==> flow/design.v <==
`timescale 1ns/1ns
module adder_1(input[11:0] a ,output[11:0] out);
	wire[11:0] b = 12'b000000000001;
	assign out = a + b;
endmodule
module adder(input[11:0] a , b , output[11:0] out);
	assign out = a + b ;
endmodule
`timescale 1ns/1ns
module alu(input[2:0] fun , input[7:0] a,b ,input cin , output logic[7:0] out , output logic zero,cout);
	always @(fun,a,b,cin)begin
    cout = 1'b0;
    case(fun)
      3'b000 : {cout,out} = a + b ;
      3'b001 : {cout,out} = a + b + cin;
      3'b010 : {cout,out} = a - b;
		  3'b011 : {cout,out} = a - b + cin;
		  3'b100 : out = a & b;
		  3'b101 : out = a | b;
		  3'b110 : out = a ^ b;
		  3'b111 : out = ~(a & b);
    endcase
	end
  assign zero = (out == 8'b0) ? 1 : 0;
endmodule
module controller(input[5:0] code,input ze,c,rst,output reg pop,push,memorywrite,memoryread,writeReg,selRR2,selALU2,selpc,ldz,ldc,selz,selc,output reg [1:0] selWD,selRet,output reg [2:0]ALUfn);
  always @(ze,c,code,rst)begin
    pop <= 1'b0;
    push <= 1'b0;
    memorywrite <= 1'b0;
    memoryread <= 1'b0;
    writeReg<= 1'b0;
    selRR2<= 1'b0;
    selALU2<= 1'b0;
    selRet<= 2'b00;
    selpc<= 1'b0;
    ldz<= 1'b0;
    ldc<= 1'b0;
    selz <= 1'b0;
    selc <= 1'b0;
    selWD<= 2'b00;
    ALUfn <= 3'b000;
    if (~rst)begin
    if (code[5:4] == 2'b00) begin
      ALUfn <= code[3:1];
      ldz <= 1'b1;
      ldc <= 1'b1;
      selALU2 <= 1'b1;
      writeReg <= 1'b1;
    end
    if (code [5:4] == 2'b01) begin
      ALUfn <= code[3:1];
      ldz <= 1'b1;
      ldc <= 1'b1;
      writeReg <= 1'b1;
    end
    if (code[5:3] == 3'b110) begin
      selz <= 1'b1;
      selc <= 1'b1;
      ldz <= 1'b1;
      ldc <= 1'b1;
      selWD <= 2'b10;
      writeReg <= 1'b1;
    end
    if (code[5:3] == 3'b100) begin
      selRR2 <= 1'b1;
      ALUfn <= 3'b000;
      if (code [2:1] == 2'b00) begin
        memoryread <= 1'b1;
        selWD<= 2'b01;
        writeReg <= 1'b1;
      end
      if (code [2:1] == 2'b01)begin
        memorywrite<= 1'b1;
      end
    end
    if (code[5:3] == 3'b101) begin
      case(code[2:1])
        2'b00 : selpc <= ze?1:0;
        2'b01 : selpc <= ze?0:1;
        2'b10 : selpc <= c?1:0;
        2'b11 : selpc <= c?0:1;
      endcase
    end
    if (code[5:2] == 4'b1110)begin
      selRet <= 2'b10;
      selpc <= 1'b1;
      if (code[1] == 1'b1)
        push <= 1'b1;
    end
    if (code[5:0] == 6'b111100) begin
      pop <= 1'b1;
      selRet <=2'b01;
    end
    end
  end
endmodule
`timescale 1ns / 1ns
module signExtender(extend, extended );
	input[7:0] extend;
	output[11:0] extended;
	assign extended[7:0] = extend[7:0];
	assign extended[11:8] = {4{extend[7]}};
endmodule
module ff(input in,ld,clk,rst,output logic out);
  always@(posedge clk,posedge rst) begin
    if(rst)
      out <= 1'b0;
    else if(ld)
      out <= in;
  end
endmodule
`timescale 1ns/1ns
module mux2_12(input[11:0] a , b ,input sel , output[11:0] out);
	assign out = (sel) ? b : a ;
endmodule
module mux2_8(input[7:0] a , b , input sel , output[7:0] out);
	assign out = (sel) ? b : a ;
endmodule
module mux2_3(input[2:0] a , b , input sel , output[2:0] out);
	assign out = (sel) ? b : a ;
endmodule
module mux2_1(input a , b , input sel , output out);
	assign out = (sel) ? b : a ;
endmodule
module mux3(input[7:0] a , b , c,input[1:0] sel,output[7:0] out);
  assign out = (sel == 2'b00)?a:(sel == 2'b01)? b:c;
endmodule
module mux3_12(input[11:0] a , b , c,input[1:0] sel,output[11:0] out);
  assign out = (sel == 2'b00)?a:(sel == 2'b01)? b:c;
endmodule
module pc(input[11:0] in,input clk,rst,output logic[11:0] pc);
  always@(posedge clk,posedge rst)begin
    if (rst)
      pc <= 12'b0;
    else
      pc <= in;
  end
endmodule
module registerFile(input[2:0] RR1,RR2,WR,input[7:0] WD,input W,clk,rst,output logic [7:0] RD1,RD2);
  logic[7:0][7:0] registers;
  assign RD1 = registers[RR1];
  assign RD2 = registers[RR2];
  always @(posedge clk,posedge rst)begin
    if (rst)
      registers <= '0;
    else if (W)
      registers[WR] <= WD;
  end
endmodule
`timescale 1ns/1ns
module shiftReg(input[7:0] Data,input[2:0]sc,input[1:0]fn,output logic[7:0] out,output logic c,z);
  logic [15:0] rotl, rotr;
  assign rotl = {Data, Data} << sc;
  assign rotr = {Data, Data} >> sc;
  always@(*)begin
    c = 1'b0;
    case (fn)
      2'b00 : begin
        out = Data << sc;
        if (sc != 3'd0) c = Data[3'd0 - sc];
      end
      2'b01 : begin
        out = Data >> sc;
        if (sc != 3'd0) c = Data[sc - 3'd1];
      end
      2'b10 : out = rotl[15:8];
      default : out = rotr[7:0];
    endcase
  end
  assign z = out?0:1;
endmodule
module stack(input[11:0] in,input push,pop,clk,rst,output logic[11:0] out);
  logic[7:0][11:0] memory;
  assign out = memory[0];
  always@(posedge clk,posedge rst)begin
    if (rst)
      memory <= '0;
    else begin
      if(pop)begin
        for (int i=1; i<8; i++)begin
          memory[i-1] <= memory[i];
        end
        memory[7] <= 12'b0;
      end
      else if (push)begin
        for (int i=0; i<7; i++)begin
          memory[7-i] <= memory[6-i];
        end
        memory[0] <= in;
      end
    end
  end
endmodule
module datapath(input pop,push,memorywrite,memoryread,writeReg,selRR2,selALU2,selpc,ldz,ldc,selz,selc,input [1:0] selWD,selRet,input  [2:0]ALUfn,input clk,rst, output ze,c,output [5:0] code,
                output [11:0] imem_addr, input [18:0] imem_data, output [7:0] dmem_addr, dmem_wdata, input [7:0] dmem_rdata);
  wire [11:0] pc_1 , ret;
  stack Stack(pc_1,push,pop,clk,rst,ret);
  wire[11:0] f_pc,next_pc;
  wire [18:0] ins;
  mux3_12 pc_ret(f_pc , ret , ins[11:0] , selRet ,next_pc);
  wire[11:0] pc;
  pc PC(next_pc ,clk,rst,pc);
  assign imem_addr = pc;
  assign ins = imem_data;
  wire [11:0]extended;
  signExtender Ex(ins[7:0], extended );
  adder_1 In(pc ,pc_1);
  wire[11:0] apc;
  adder Add(pc_1 , extended , apc);
  mux2_12 pc1_apc(pc_1 , apc , selpc , f_pc);
  wire [2:0] RR2;
  mux2_3 sel_RR2(ins[7:5] , ins[13:11] , selRR2, RR2);
  wire [7:0] Out,RD,ALUOut,WD;
  mux3 sel_WD( ALUOut,RD,Out, selWD,WD);
  wire[7:0] RD1,RD2;
  registerFile RF(ins[10:8],RR2,ins[13:11],WD,writeReg,clk,rst,RD1,RD2);
  wire[7:0] ALU2;
  mux2_8 sel_ALU2(ins[7:0] , RD2, selALU2,ALU2);
  wire zero,carry;
  alu Alu(ALUfn ,RD1,ALU2 ,c ,ALUOut ,zero,carry);
  wire shc,shz;
  shiftReg Shr(RD1,ins[7:5],ins[15:14],Out,shc,shz);
  wire ff1;
  mux2_1 sel_z(zero,shz,selz , ff1);
  ff ff_z(ff1,ldz,clk,rst,ze);
  wire ff2;
  mux2_1 sel_c(carry,shc,selc , ff2);
  ff ff_c(ff2,ldc,clk,rst,c);
  assign dmem_addr = ALUOut;
  assign dmem_wdata = RD2;
  assign RD = dmem_rdata;
  assign code = ins[18:13];
endmodule
`timescale 1ns/1ns
module CPU(input clk,rst,
           output [11:0] imem_addr, input [18:0] imem_data,
           output [7:0] dmem_addr, dmem_wdata, output dmem_we, dmem_re, input [7:0] dmem_rdata);
  wire pop,push,memorywrite,memoryread,writeReg,selRR2,selALU2,selpc,ldz,ldc,selz,selc;
  wire[1:0] selWD,selRet;
  wire[2:0] ALUfn;
  wire ze,c;
  wire[5:0] code;
  datapath dp(pop,push,memorywrite,memoryread,writeReg,selRR2,selALU2,selpc,ldz,ldc,selz,selc,selWD,selRet,ALUfn,clk,rst, ze,c,code,
              imem_addr, imem_data, dmem_addr, dmem_wdata, dmem_rdata);
  controller cl( code, ze,c,rst, pop,push,memorywrite,memoryread,writeReg,selRR2,selALU2,selpc,ldz,ldc,selz,selc,selWD,selRet,ALUfn);
  assign dmem_we = memorywrite;
  assign dmem_re = memoryread;
endmodule
======== Step by step through the tools: CPU ========
The steps from the RTL of CPU to its reports follow in flow order.
Line numbers count from 1 in the design file above.
Library cell names are shortened.
A cell with - has no value.
set-up
  top ..................................... CPU
  clock input ............................. clk
  standard-cell library ................... sky130hd
  timing corner ........................... tt_025C_1v80

======== Word-level counts ========
Counts by Yosys on the flattened word-level netlist (proc, flatten, opt, wreduce; memories kept). Register bits leave out memories and registers merged into their read ports (data or address). Print and check cells are left out. Cells with the same type and inputs are merged into one.
bit counts
  output and inout port bits .............. 30
  register bits ........................... 174
  word-level cells ........................ 134
  input bits .............................. 29
cells by class
  reduce/logical cells .................... 10
  bitwise gates (word level) .............. 7
  shift-type cells ........................ 10
  add/subtract/negate cells ............... 9
  mux-type cells .......................... 75
  equal/unequal tests ..................... 18
operators by type and width
  kind                                                                      number
  12-bit two-way mux                                                        19
  64-bit by 7-bit indexed select with 8-bit output                          2
  64-bit AND                                                                1
  64-bit bitwise OR                                                         1
  64-bit NOT                                                                1
  8-bit by 33-bit variable shift with 64-bit output                         1
  8-bit by 33-bit variable shift with 64-bit output (first input constant)  1
  8-bit case mux with 8-bit select                                          1
  1-bit two-way mux                                                         36
  6-bit negation with 33-bit output                                         1
  8-bit case mux with 3-bit select                                          1
  8-bit two-way mux                                                         3
  3-bit == test (second input constant)                                     7
  9-bit by 1-bit adder with 9-bit output                                    2
  16-bit by 3-bit << shifter with 16-bit output                             1
  16-bit by 3-bit >> shifter with 8-bit output                              1
  8-bit by 3-bit indexed select with 1-bit output                           2
  3-bit two-way mux                                                         5
  2-bit two-way mux                                                         7
  12-bit by 1-bit adder with 12-bit output (second input constant)          1
  12-bit adder                                                              1
  8-bit by 8-bit adder with 9-bit output                                    1
  8-bit by 8-bit subtractor with 9-bit output                               1
  2-bit by 1-bit == test with 1-bit output (second input constant)          4
  2-bit logical NOT                                                         4
  8-bit by 3-bit << shifter with 8-bit output                               1
  8-bit by 3-bit >> shifter with 8-bit output                               1
  8-bit AND                                                                 1
Other operator kinds: 19; their cells: 21.

======== Depth ========
Longest topological path by Yosys (ltp), each cell counted once; first at word level (registers and memories cut), then after technology mapping (sequential cells cut; the memories' decode and read muxes count).
depth
  depth in word-level cells ............... 12
  ABC_AREA ................................ 1
  mapped depth ............................ 35
  gate-level depth less buffers ........... 33

======== After synthesis ========
Yosys stat after the flow's synthesis: flattened, memories mapped to cells. It holds for the ABC_AREA given above (unset counts as 0); a run with the other value may have another netlist.
The area totals of this step are shown rounded.
mapped netlist
  mapped area ............................. 0.013 mm^2
  buffers ................................. 81
  sequential area ......................... 0.0044 mm^2
  mapped flip-flops ....................... 174
  cell count .............................. 1,769
cells by type
  type      number  area in all (um^2)
  dfrtp_1   174     4.35E+03
  nand2_1   355     1.33E+03
  nand3_1   170     850.816
  inv_1     209     784.502
  o22ai_1   102     638.112
  ha_1      50      625.6
  a21oi_1   123     615.59
  o21ai_0   114     570.547
  nor2_1    103     386.621
  or2_2     34      212.704
  o211ai_1  24      180.173
  o21ai_1   35      175.168
  xor2_1    20      175.168
  buf_2     31      155.149
  nand2_2   23      143.888
  nand4_1   22      137.632
  o21ai_2   14      122.618
  buf_6     10      112.608
Not listed: further types 37, cells in them 156.

======== Worst setup path after synthesis ========
Path of least setup slack by OpenSTA after synthesis, without wires, with an ideal clock, recovery checks aside; 20% of the period is set as input and as output delay. Where synthesis merged equal registers, the netlist keeps one of their names.
timing path post-synthesis
  kind .................................... input to output
  from .................................... input rst
  to ...................................... output dmem_addr[6]
  arrival ................................. 6.342 ns
  delay of the path ....................... 4.842 ns
  clock period ............................ 7.5 ns
  path slack .............................. -0.342 ns
  data required time ...................... 6.000 ns
  buffers on the path ..................... 0
  launch time at the first pin ............ 1.500 ns
  external input delay .................... 1.500 ns
  output delay ............................ 1.500 ns
  driving pins on the path ................ 10
  period reached after synthesis .......... 7.842 ns
"delay of the path" is the arrival time less input delay plus setup time.
At an output port there is no setup time.
"driving pins on the path": output pins that drive a net of the path, with the launching flip-flop's if there is one; two outputs of one cell count as two.
"period reached after synthesis" = period - worst setup slack (recovery checks aside). The figure is calculated, with input and output delays left at 20% of the set period.
Between the ends stands the longest chain of elaborated cells between them, by number of cells; it is not shown to be the way that was timed. Of several equally long chains one is given.
A line is the first line of the expression or statement that the cell stems from. Yosys adds cells for indexed reads and writes and turns some case tables into memories.
on the way, post-synthesis
  path through ............................ inv_1 nand2_2 nor2_2 nand2_1 o21ai_0 nor4_1 o21ai_0 nand3b_1 nand2_1 inv_1
  cells in the longest elaborated chain ... 7
  elaborated cells on any way between the ends .. 23
  classes of those cells .................. add/sub (4); eq/ne (7); shift (1); mux (6); logic (4); reduce/logical (1)
RTL lines, path post-synthesis
  element                                           line  source
  start, declared                                   236   module CPU(input clk,rst,
  1-bit two-way mux                                 43    if (~rst)begin
  3-bit two-way mux                                 121   assign out = (sel) ? b : a ;
  64-bit by 7-bit indexed select with 8-bit output  143   assign RD2 = registers[RR2];
  8-bit two-way mux                                 118   assign out = (sel) ? b : a ;
  8-bit by 8-bit subtractor with 9-bit output       17    3'b011 : {cout,out} = a - b + cin;
  9-bit by 1-bit adder with 9-bit output            17
  8-bit case mux with 8-bit select                  13    case(fun)
  end, declared                                     238   output [7:0] dmem_addr, dmem_wdata, output dmem_we, dmem_re, input [7:0] dmem_rdata);

======== Timing after layout ========
From the final timing report of record 1: the path of least setup slack in the routed layout; clock arrival at registers is part of the times.
timing path after layout
  kind .................................... input to output
  from .................................... input imem_data[18]
  to ...................................... output dmem_addr[7]
  buffers on the path ..................... 3
  output delay ............................ 1.96 ns
  driving pins on the path ................ 29
  clock period ............................ 9.79 ns
  launch time at the first pin ............ 1.96 ns
  external input delay .................... 1.96 ns
  path slack .............................. 0.07 ns
  arrival ................................. 7.76 ns
  data required time ...................... 7.83 ns
Between the ends stands the longest chain of elaborated cells between them, by number of cells; it is not shown to be the way that was timed. Of several equally long chains one is given.
on the way, after layout
  path through ............................ clkdlybuf4s50_1 inv_1 nor2_1 nand2_2 o21ai_2 buf_4 inv_4 nor2_1 o21ai_0 nand2_1 o21ai_1 inv_1 nand2_1 o21ai_1 inv_1 fa_1 nand3_1 nand3_1 a21oi_1 nor2_1 inv_1 nand2_1 inv_1 nand4_1 nand3_1 nand3_1 nor2_1 inv_1 clkdlybuf4s50_1
  cells in the longest elaborated chain ... 9
  elaborated cells on any way between the ends .. 31
  classes of those cells .................. add/sub (4); eq/ne (9); shift (1); mux (11); logic (4); reduce/logical (2)
RTL lines, path after layout
  element                                           line  source
  start, declared                                   237   output [11:0] imem_addr, input [18:0] imem_data,
  3-bit == test                                     65    if (code[5:3] == 3'b100) begin
  1-bit two-way mux                                 65
  1-bit two-way mux                                 43    if (~rst)begin
  3-bit two-way mux                                 121   assign out = (sel) ? b : a ;
  64-bit by 7-bit indexed select with 8-bit output  143   assign RD2 = registers[RR2];
  8-bit two-way mux                                 118   assign out = (sel) ? b : a ;
  8-bit by 8-bit subtractor with 9-bit output       17    3'b011 : {cout,out} = a - b + cin;
  9-bit by 1-bit adder with 9-bit output            17
  8-bit case mux with 8-bit select                  13    case(fun)
  end, declared                                     238   output [7:0] dmem_addr, dmem_wdata, output dmem_we, dmem_re, input [7:0] dmem_rdata);

FLOW RESULTS
============

Settings and measured results of 3 stored flow runs for module CPU (sky130hd), not sorted in any way. The constraints put input and output delay at 20% of the set period each and load the outputs with 0.01 pF.
"achieved period" = clock period - worst setup slack. The figure is calculated, with input and output delays left at 20% of the set period.
"worst setup path time": the worst setup path's part of the clock period (all of it between registers, 20% less for each end at a port) less its slack. A launch clock that arrives late makes it longer, a capture clock that arrives late makes it shorter.
"power consumption" rests on the timing tool's default activity at the inputs, not on a simulated workload.
Values from the reports are rounded here.

---- record 1 ----
settings
  ABC_AREA = 1
  CAP_MARGIN = 35
  CELL_PAD_IN_SITES_DETAIL_PLACEMENT = 1
  CELL_PAD_IN_SITES_GLOBAL_PLACEMENT = 1
  CORE_ASPECT_RATIO = 0.53
  CORE_MARGIN = 5
  CORE_UTILIZATION = 58
  CTS_CLUSTER_DIAMETER = 138
  CTS_CLUSTER_SIZE = 72
  GPL_ROUTABILITY_DRIVEN = 0
  HOLD_SLACK_MARGIN = 0.03
  MAX_ROUTING_LAYER = met4
  MIN_ROUTING_LAYER = met1
  SLEW_MARGIN = 5
  period_ns = 9.79
results
  achieved period ......................... 9.716 ns
  mapped cell area after synthesis ........ 0.013 mm^2
  setup total negative slack .............. 0.000 ns
  worst setup path time ................... 5.80 ns
  class of the worst setup path ........... input to output
  worst-case hold slack ................... 0.51 ns
  post-layout utilization ................. 65 %
  area of the standard cells in the finished layout .. 0.014 mm^2
  die outline area ........................ 0.025 mm^2
  power consumption ....................... 3.5 mW
  lowest setup slack ...................... 0.074 ns

---- record 2 ----
settings
  ABC_AREA = 1
  CELL_PAD_IN_SITES_DETAIL_PLACEMENT = 0
  CORE_UTILIZATION = 67
  GPL_TIMING_DRIVEN = 1
  MAX_ROUTING_LAYER = met4
  MIN_ROUTING_LAYER = met2
  TNS_END_PERCENT = 95
  period_ns = 4.85
  CAP_MARGIN = 20
  CORE_MARGIN = 2
  SLEW_MARGIN = 20
results
  did not finish, routing stopped with GRT-0116

---- record 3 ----
settings
  CAP_MARGIN = 0
  CELL_PAD_IN_SITES_DETAIL_PLACEMENT = 1
  CORE_ASPECT_RATIO = 0.8
  CORE_MARGIN = 2
  CORE_UTILIZATION = 64
  CTS_CLUSTER_SIZE = 99
  MAX_ROUTING_LAYER = met4
  PLACE_DENSITY_LB_ADDON = 0.04
  SLEW_MARGIN = 40
  TNS_END_PERCENT = 25
  period_ns = 7.09
results
  did not finish, placement stopped with DPL-0033
